==> flow/design.v <==
`timescale 1ns / 1ps
module IIR2nd#(
    parameter DW = 20,FW = 15
)(
    input clk,rst_n,en,
    input signed [DW-1:0] din,
    output logic signed[DW-1:0] dout,
    input [31:0]index
);
    localparam logic signed[DW-1:0] GAIN =41;
    function automatic logic signed[DW-1:0] DEN(input [31:0] i);
        case (i)
        32'd0:  DEN = -65446;
        32'd1:  DEN = -65421;
        32'd2:  DEN = -65381;
        32'd3:  DEN = -65325;
        32'd4:  DEN = -65252;
        32'd5:  DEN = -65163;
        32'd6:  DEN = -65058;
        32'd7:  DEN = -64938;
        32'd8:  DEN = -64801;
        32'd9:  DEN = -64648;
        32'd10: DEN = -64479;
        32'd11: DEN = -64294;
        32'd12: DEN = -64094;
        32'd13: DEN = -63877;
        32'd14: DEN = -63645;
        32'd15: DEN = -63397;
        32'd16: DEN = -63134;
        32'd17: DEN = -62855;
        32'd18: DEN = -62560;
        32'd19: DEN = -62250;
        default: DEN = 0;
        endcase
    endfunction
    localparam logic signed [DW-1:0] NUM0 = 32768, NUM1 = 0, NUM2 = -32768;
    wire signed [DW-1:0] n0;
    wire signed [DW-1:0] n1;
    wire signed [DW-1:0] n2;
    wire signed [DW-1:0] d1;
    wire signed [DW-1:0] d2;
    wire signed [DW-1:0] g ;
    assign    n0      = (NUM0);
    assign    n1     = (NUM1);
    assign    n2     = (NUM2);
    assign    d1     = (DEN(index));
    assign    d2     = (32686);
    assign    g      = (GAIN);
    logic signed [DW-1:0]   z1,z0;
    wire signed [DW-1:0] pn0;
    wire signed [DW-1:0] pn1;
    wire signed [DW-1:0] pn2;
    wire signed [DW-1:0] o ;
    wire signed [DW-1:0] pd1;
    wire signed [DW-1:0] pd2;
    assign        pn0    = 
    (((DW-FW)+(DW-FW)+(FW)+(FW))'(din)*((DW-FW)+(DW-FW)+(FW)+(FW))'(n0))>>>((FW)+(FW)-(FW));
    assign        pn1    = 
    (((DW-FW)+(DW-FW)+(FW)+(FW))'(din)*((DW-FW)+(DW-FW)+(FW)+(FW))'(n1))>>>((FW)+(FW)-(FW));
    assign        pn2    = 
    (((DW-FW)+(DW-FW)+(FW)+(FW))'(din)*((DW-FW)+(DW-FW)+(FW)+(FW))'(n2))>>>((FW)+(FW)-(FW));
    assign        o     =z0 + pn0;
    assign        pd1    = 
    (((DW-FW)+(DW-FW)+(FW)+(FW))'(o)*((DW-FW)+(DW-FW)+(FW)+(FW))'(d1))>>>((FW)+(FW)-(FW));
    assign        pd2    = 
    (((DW-FW)+(DW-FW)+(FW)+(FW))'(o)*((DW-FW)+(DW-FW)+(FW)+(FW))'(d2))>>>((FW)+(FW)-(FW));
    always_ff @( posedge clk ) begin 
        if(!rst_n) begin
            z0<=0; z1<=0;dout<=0;
        end else begin
            z0<=pn1 + z1 - pd1;
            z1<=pn2 - pd2;
            dout<=
    (((DW-FW)+(DW-FW)+(FW)+(FW))'(o)*((DW-FW)+(DW-FW)+(FW)+(FW))'(g))>>>((FW)+(FW)-(FW));
        end
    end
endmodule
module IIR#(
    parameter DW = 16,EW = 4
)(
    input clk,rst_n,en,
    input signed [DW-1:0] din,
    output logic signed [DW-1:0] dout,
    input [31:0]index,
    output logic signed [DW+EW-1:0] dout_W
    );
    localparam W = DW + EW;
    logic signed [W-1:0] din_W;
    assign din_W = din;
    assign dout = dout_W;
    IIR2nd #(W,DW-1)IIR2nd_inst(
    clk,rst_n,en, din_W, dout_W,index
        );
endmodule
`timescale 1ns / 1ps
module IIR_v#(
    parameter DW = 16,FW = 15
)(
    input clk,rst_n,en,
    input signed [DW-1:0] din,
    output wire signed [DW-1:0] dout,
    input [31:0]index,
    output wire signed [DW+FW-1:0] dout_W
    );
    IIR#(
        DW,FW
    )IIR_inst(
        clk,rst_n,en,din,dout,index,dout_W
    );
endmodule
# Step by step through the tools: IIR_v
# Tool output for the design above, in the order of the flow.
# Lines are those of the file above, counted from 1.
# Library cell names are shortened.
# A cell with n/a has no value.
[design] top_module="IIR_v" clock_port="clk" cell_library="sky130hd" corner="tt_025C_1v80"

# Elaborated design
# Counts by Yosys on the flattened word-level netlist (proc, flatten, opt, wreduce; memories kept). Register bits leave out memories and registers merged into their read ports (data or address); mux counts leave out enables and synchronous resets folded into registers. Print and check cells are left out. Cells with the same type and inputs are merged into one.
# Memory sizes are those after Yosys's memory passes, which may raise the word count (mostly to a power of two), join words into wider ones and drop unused or constant bits.
[word_totals] register_bits=93 mem_bits_ro=864 mem_count=1 output_inout_bits=47 word_cells=13
[memory_table] memory="(no name shown)" words=32 word_bits=27 rd=1 wr=0 line=12 rtl="case (i)"
[op_classes] n_addsub=4 n_mul=3 mux=1 reduce_and_logical=1
[op_table] op="multiplier 31 x 31 -> 46 bit" n=1
[op_table] op="multiplier 31 x 15 -> 45 bit (second input constant)" n=1
[op_table] op="multiplier 31 x 7 -> 38 bit (second input constant)" n=1
[op_table] op="subtractor 31 bit" n=2
[op_table] op="negator 16 -> 31 bit" n=1
[op_table] op="adder 31 x 16 -> 31 bit" n=1
[op_table] op="2-to-1 mux 31 bit" n=1
[op_table] op="zero test 27 bit" n=1

# Depth
# Longest topological path by Yosys (ltp), each cell counted once; first at word level (registers and memories cut), then after technology mapping (sequential cells cut; the memories' decode and read muxes count).
[depth] depth_word=4 abc_area=0 ltp_mapped=52 depth_no_buf=51

# Synthesis result
# Yosys stat after the flow's synthesis: flattened, memories mapped to cells. It holds for the ABC_AREA given above (unset counts as 0); a run with the other value may have another netlist.
[by_type] cell="fa_1" n=864
[by_type] cell="ha_1" n=551
[by_type] cell="inv_1" n=1177
[by_type] cell="dfxtp_1" n=85
[by_type] cell="nor2_1" n=417
[by_type] cell="xnor2_1" n=98
[by_type] cell="nand2_1" n=201
[by_type] cell="a21oi_1" n=141
[by_type] cell="xor2_1" n=63
[by_type] cell="a21o_1" n=71
[by_type] cell="o21ai_0" n=78
[by_type] cell="clkbuf_1" n=63
[by_type] cell="nand2b_1" n=34
[by_type] cell="nor3_1" n=42
[by_type] cell="nand3_1" n=41
[by_type] cell="a211oi_1" n=25
[by_type] cell="buf_4" n=25
[by_type] cell="nor2b_1" n=30
# Other cell types: 65; their cells: 320.
[synth_totals] mapped_cells=4326 mapped_area_um2=39511.6 sequential_area_um2=1701.6 flip_flops=85 buffers=92
# The figures by module come from a second, unflattened synthesis with its own total; it is not the netlist above.
[hier_totals] hier_cells=4305 hier_area_um2=39263.9
# Rows give one instance, submodules left out.
[modules] module="IIR2nd" n_inst=1 n_cells=4289 area_um2=39143.8
[modules] module="IIR" n_inst=1 n_cells=16 area_um2=120.1
[modules] module="IIR_v" n_inst=1 n_cells=0 area_um2=0.0

# Path before layout
# Source: OpenSTA report_checks on the synthesized netlist (no wires, ideal clock, input and output delay 20% of the period each), path of least setup slack; recovery checks are left aside. Register names are those of the netlist, which keeps one name where synthesis merged equal registers.
[synth_path] path_kind="input port to flip-flop" startpoint="input din[0]" endpoint="register IIR_inst.IIR2nd_inst.z0[30]" clock_period_ps=13500 in_delay_ps=2700 setup_ps=121 launch_ps=2700 arrival_time_ps=13645 required_ps=13379 path_slack_ps=-266 delay_ps=11066 path_stages=40 synth_period_reached_ps=13766
# "delay_ps" = arrival - input delay + setup time.
# "path_stages" counts driving pins, that of a launching flip-flop among them; a cell with two outputs on the path counts twice.
# "synth_period_reached_ps" = period - worst setup slack (recovery checks aside). The figure is calculated, with input and output delays left at 20% of the set period.
# Between the ends stands the longest chain of elaborated cells between them, by number of cells; it is not shown to be the way that was timed. Of several equally long chains one is given.
# Each line given opens the expression or statement behind the cell; cells for indexed reads and writes are added by Yosys, which also makes memories of some case tables.
[synth_via] path_cell_list="ha_1 fa_1 a211oi_1 nor2_1 o211ai_1 a21oi_1 o21ai_1 o2111ai_1 o211ai_2 xor2_2 inv_2 nor2_1 fa_1 fa_1 fa_1 inv_1 fa_1 inv_1 [... 4 more ...] fa_1 inv_1 ha_1 a21o_1 a21o_1 a221o_1 o2111ai_1 nor3b_1 xor2_1 ha_1 a21o_1 a21oi_1 o21bai_1 a31oi_1 nand3_1 a22o_1 and3_1 mux2_2" elab_chain_cells=3 cells_between=3
[synth_lines] item="from (decl)" line=100 rtl="input signed [DW-1:0] din,"
[synth_lines] item="adder 31 x 16 -> 31 bit" line=62 rtl="assign        o     =z0 + pn0;"
[synth_lines] item="multiplier 31 x 31 -> 46 bit" line=64 rtl="(((DW-FW)+(DW-FW)+(FW)+(FW))'(o)*((DW-FW)+(DW-FW)+(FW)+(FW))'(d1))>>>((FW)+(FW)-(FW));"
[synth_lines] item="subtractor 31 bit" line=71 rtl="z0<=pn1 + z1 - pd1;"
[synth_lines] item="to (assign)" line=69 rtl="z0<=0; z1<=0;dout<=0;"
[synth_lines] item="to (assign)" line=71
[synth_lines] item="to (decl)" line=49 rtl="logic signed [DW-1:0]   z1,z0;"

# Worst path after layout
# Path of least setup slack in the final report of job 1 (OpenROAD, finished layout, wires in). Where an end is a register, its clock arrival counts in the times.
# The report prints the path's times to 10 ps; the period is as set.
[layout_path] path_kind="input port to flip-flop" startpoint="input din[0]" endpoint="register IIR_inst.IIR2nd_inst.z0[30]" clock_period_ps=20600 in_delay_ps=4120 setup_ps=110 launch_ps=4120 arrival_time_ps=16190 required_ps=20900 path_slack_ps=4710 path_stages=51
# Between the ends stands the longest chain of elaborated cells between them, by number of cells; it is not shown to be the way that was timed. Of several equally long chains one is given.
[layout_via] path_cell_list="clkdlybuf4s50_1 ha_1 fa_1 a211oi_1 nor2_1 o211ai_1 buf_4 a21oi_2 o21ai_4 o21bai_1 a21o_1 a21oi_2 xor2_4 buf_6 nor2_1 fa_1 inv_1 fa_1 [... 15 more ...] o31ai_1 buf_4 o31a_1 nor2_2 nor2b_1 nor2_1 xor2_2 ha_1 a21oi_4 nand3b_1 a311o_2 nand3_2 a31oi_4 a31oi_1 nand3_1 a22o_1 and3_1 mux2_2" elab_chain_cells=3 cells_between=3
[layout_lines] item="from (decl)" line=100 rtl="input signed [DW-1:0] din,"
[layout_lines] item="adder 31 x 16 -> 31 bit" line=62 rtl="assign        o     =z0 + pn0;"
[layout_lines] item="multiplier 31 x 31 -> 46 bit" line=64 rtl="(((DW-FW)+(DW-FW)+(FW)+(FW))'(o)*((DW-FW)+(DW-FW)+(FW)+(FW))'(d1))>>>((FW)+(FW)-(FW));"
[layout_lines] item="subtractor 31 bit" line=71 rtl="z0<=pn1 + z1 - pd1;"
[layout_lines] item="to (assign)" line=69 rtl="z0<=0; z1<=0;dout<=0;"
[layout_lines] item="to (assign)" line=71
[layout_lines] item="to (decl)" line=49 rtl="logic signed [DW-1:0]   z1,z0;"

# Measured results for IIR_v: 5 stored runs of the Yosys and OpenROAD flow on sky130hd. The settings differ; the order carries no meaning. The constraints put input and output delay at 20% of the set period each and load the outputs with 0.01 pF.
# "clock_period_reached_ps" is the run's clock period less its worst setup slack. It is reckoned from that one timing run; input and output delays stay at 20% of the period that was set.
# "critical_path_time_ps": the worst setup path's part of the clock period (all of it between registers, 20% less for each end at a port) less its slack. A launch clock that arrives late makes it longer, a capture clock that arrives late makes it shorter.
# "critical_path_time_ps" is known to 10 ps.
run="job 1" settings ABC_AREA=0 CAP_MARGIN=25 CORE_ASPECT_RATIO=0.91 CORE_UTILIZATION=21 CTS_CLUSTER_SIZE=85 GPL_ROUTABILITY_DRIVEN=1 GPL_TIMING_DRIVEN=1 PLACE_DENSITY_LB_ADDON=0.15 SETUP_SLACK_MARGIN=4.19 period_ns=20.6 CORE_MARGIN=2 SLEW_MARGIN=20
run="job 1" results clock_period_reached_ps=15894 final_stdcell_area_um2=44510.2 final_die_area_um2=191640.0 fin_util_pct=23.9 synth_chip_area_um2=39511.6 setup_worst_slack_ps=4706 hold_worst_slack_ps=549 critical_path_time_ps=11770 worstPathKind="input port to flip-flop" tns_ps=0
run="job 2" settings period_ns=13.5 CAP_MARGIN=20 CORE_MARGIN=2 CORE_UTILIZATION=40 SLEW_MARGIN=20
run="job 2" results clock_period_reached_ps=13234 final_stdcell_area_um2=49088.3 final_die_area_um2=101309.0 fin_util_pct=50.0 synth_chip_area_um2=39511.6 setup_worst_slack_ps=266 hold_worst_slack_ps=541 critical_path_time_ps=10530 worstPathKind="input port to flip-flop" tns_ps=0
run="job 3" settings CELL_PAD_IN_SITES_GLOBAL_PLACEMENT=2 CORE_MARGIN=7 GPL_ROUTABILITY_DRIVEN=0 MAX_ROUTING_LAYER="met4" period_ns=15.1 CAP_MARGIN=20 CORE_UTILIZATION=40 SLEW_MARGIN=20
run="job 3" results clock_period_reached_ps=14490 final_stdcell_area_um2=44317.5 final_die_area_um2=107774.0 fin_util_pct=45.2 synth_chip_area_um2=39511.6 setup_worst_slack_ps=610 hold_worst_slack_ps=547 critical_path_time_ps=11470 worstPathKind="input port to flip-flop" tns_ps=0
run="job 4" settings CELL_PAD_IN_SITES_DETAIL_PLACEMENT=2 CELL_PAD_IN_SITES_GLOBAL_PLACEMENT=2 CORE_MARGIN=4 GPL_ROUTABILITY_DRIVEN=1 MAX_ROUTING_LAYER="met4" period_ns=15.1 CAP_MARGIN=20 CORE_UTILIZATION=40 SLEW_MARGIN=20
run="job 4" results clock_period_reached_ps=14598 final_stdcell_area_um2=44216.2 final_die_area_um2=103871.0 fin_util_pct=45.1 synth_chip_area_um2=39511.6 setup_worst_slack_ps=502 hold_worst_slack_ps=550 critical_path_time_ps=11580 worstPathKind="input port to flip-flop" tns_ps=0
run="job 5" settings CORE_ASPECT_RATIO=1.63 CORE_MARGIN=4 CORE_UTILIZATION=31 GPL_ROUTABILITY_DRIVEN=1 HOLD_SLACK_MARGIN=0.01 PLACE_DENSITY_LB_ADDON=0.03 SETUP_SLACK_MARGIN=-0.44 SLEW_MARGIN=25 period_ns=11.9 CAP_MARGIN=20
run="job 5" results clock_period_reached_ps=12758 final_stdcell_area_um2=52361.5 final_die_area_um2=133403.0 fin_util_pct=41.3 synth_chip_area_um2=39511.6 setup_worst_slack_ps=-858 hold_worst_slack_ps=548 critical_path_time_ps=10380 worstPathKind="input port to flip-flop" tns_ps=-8313
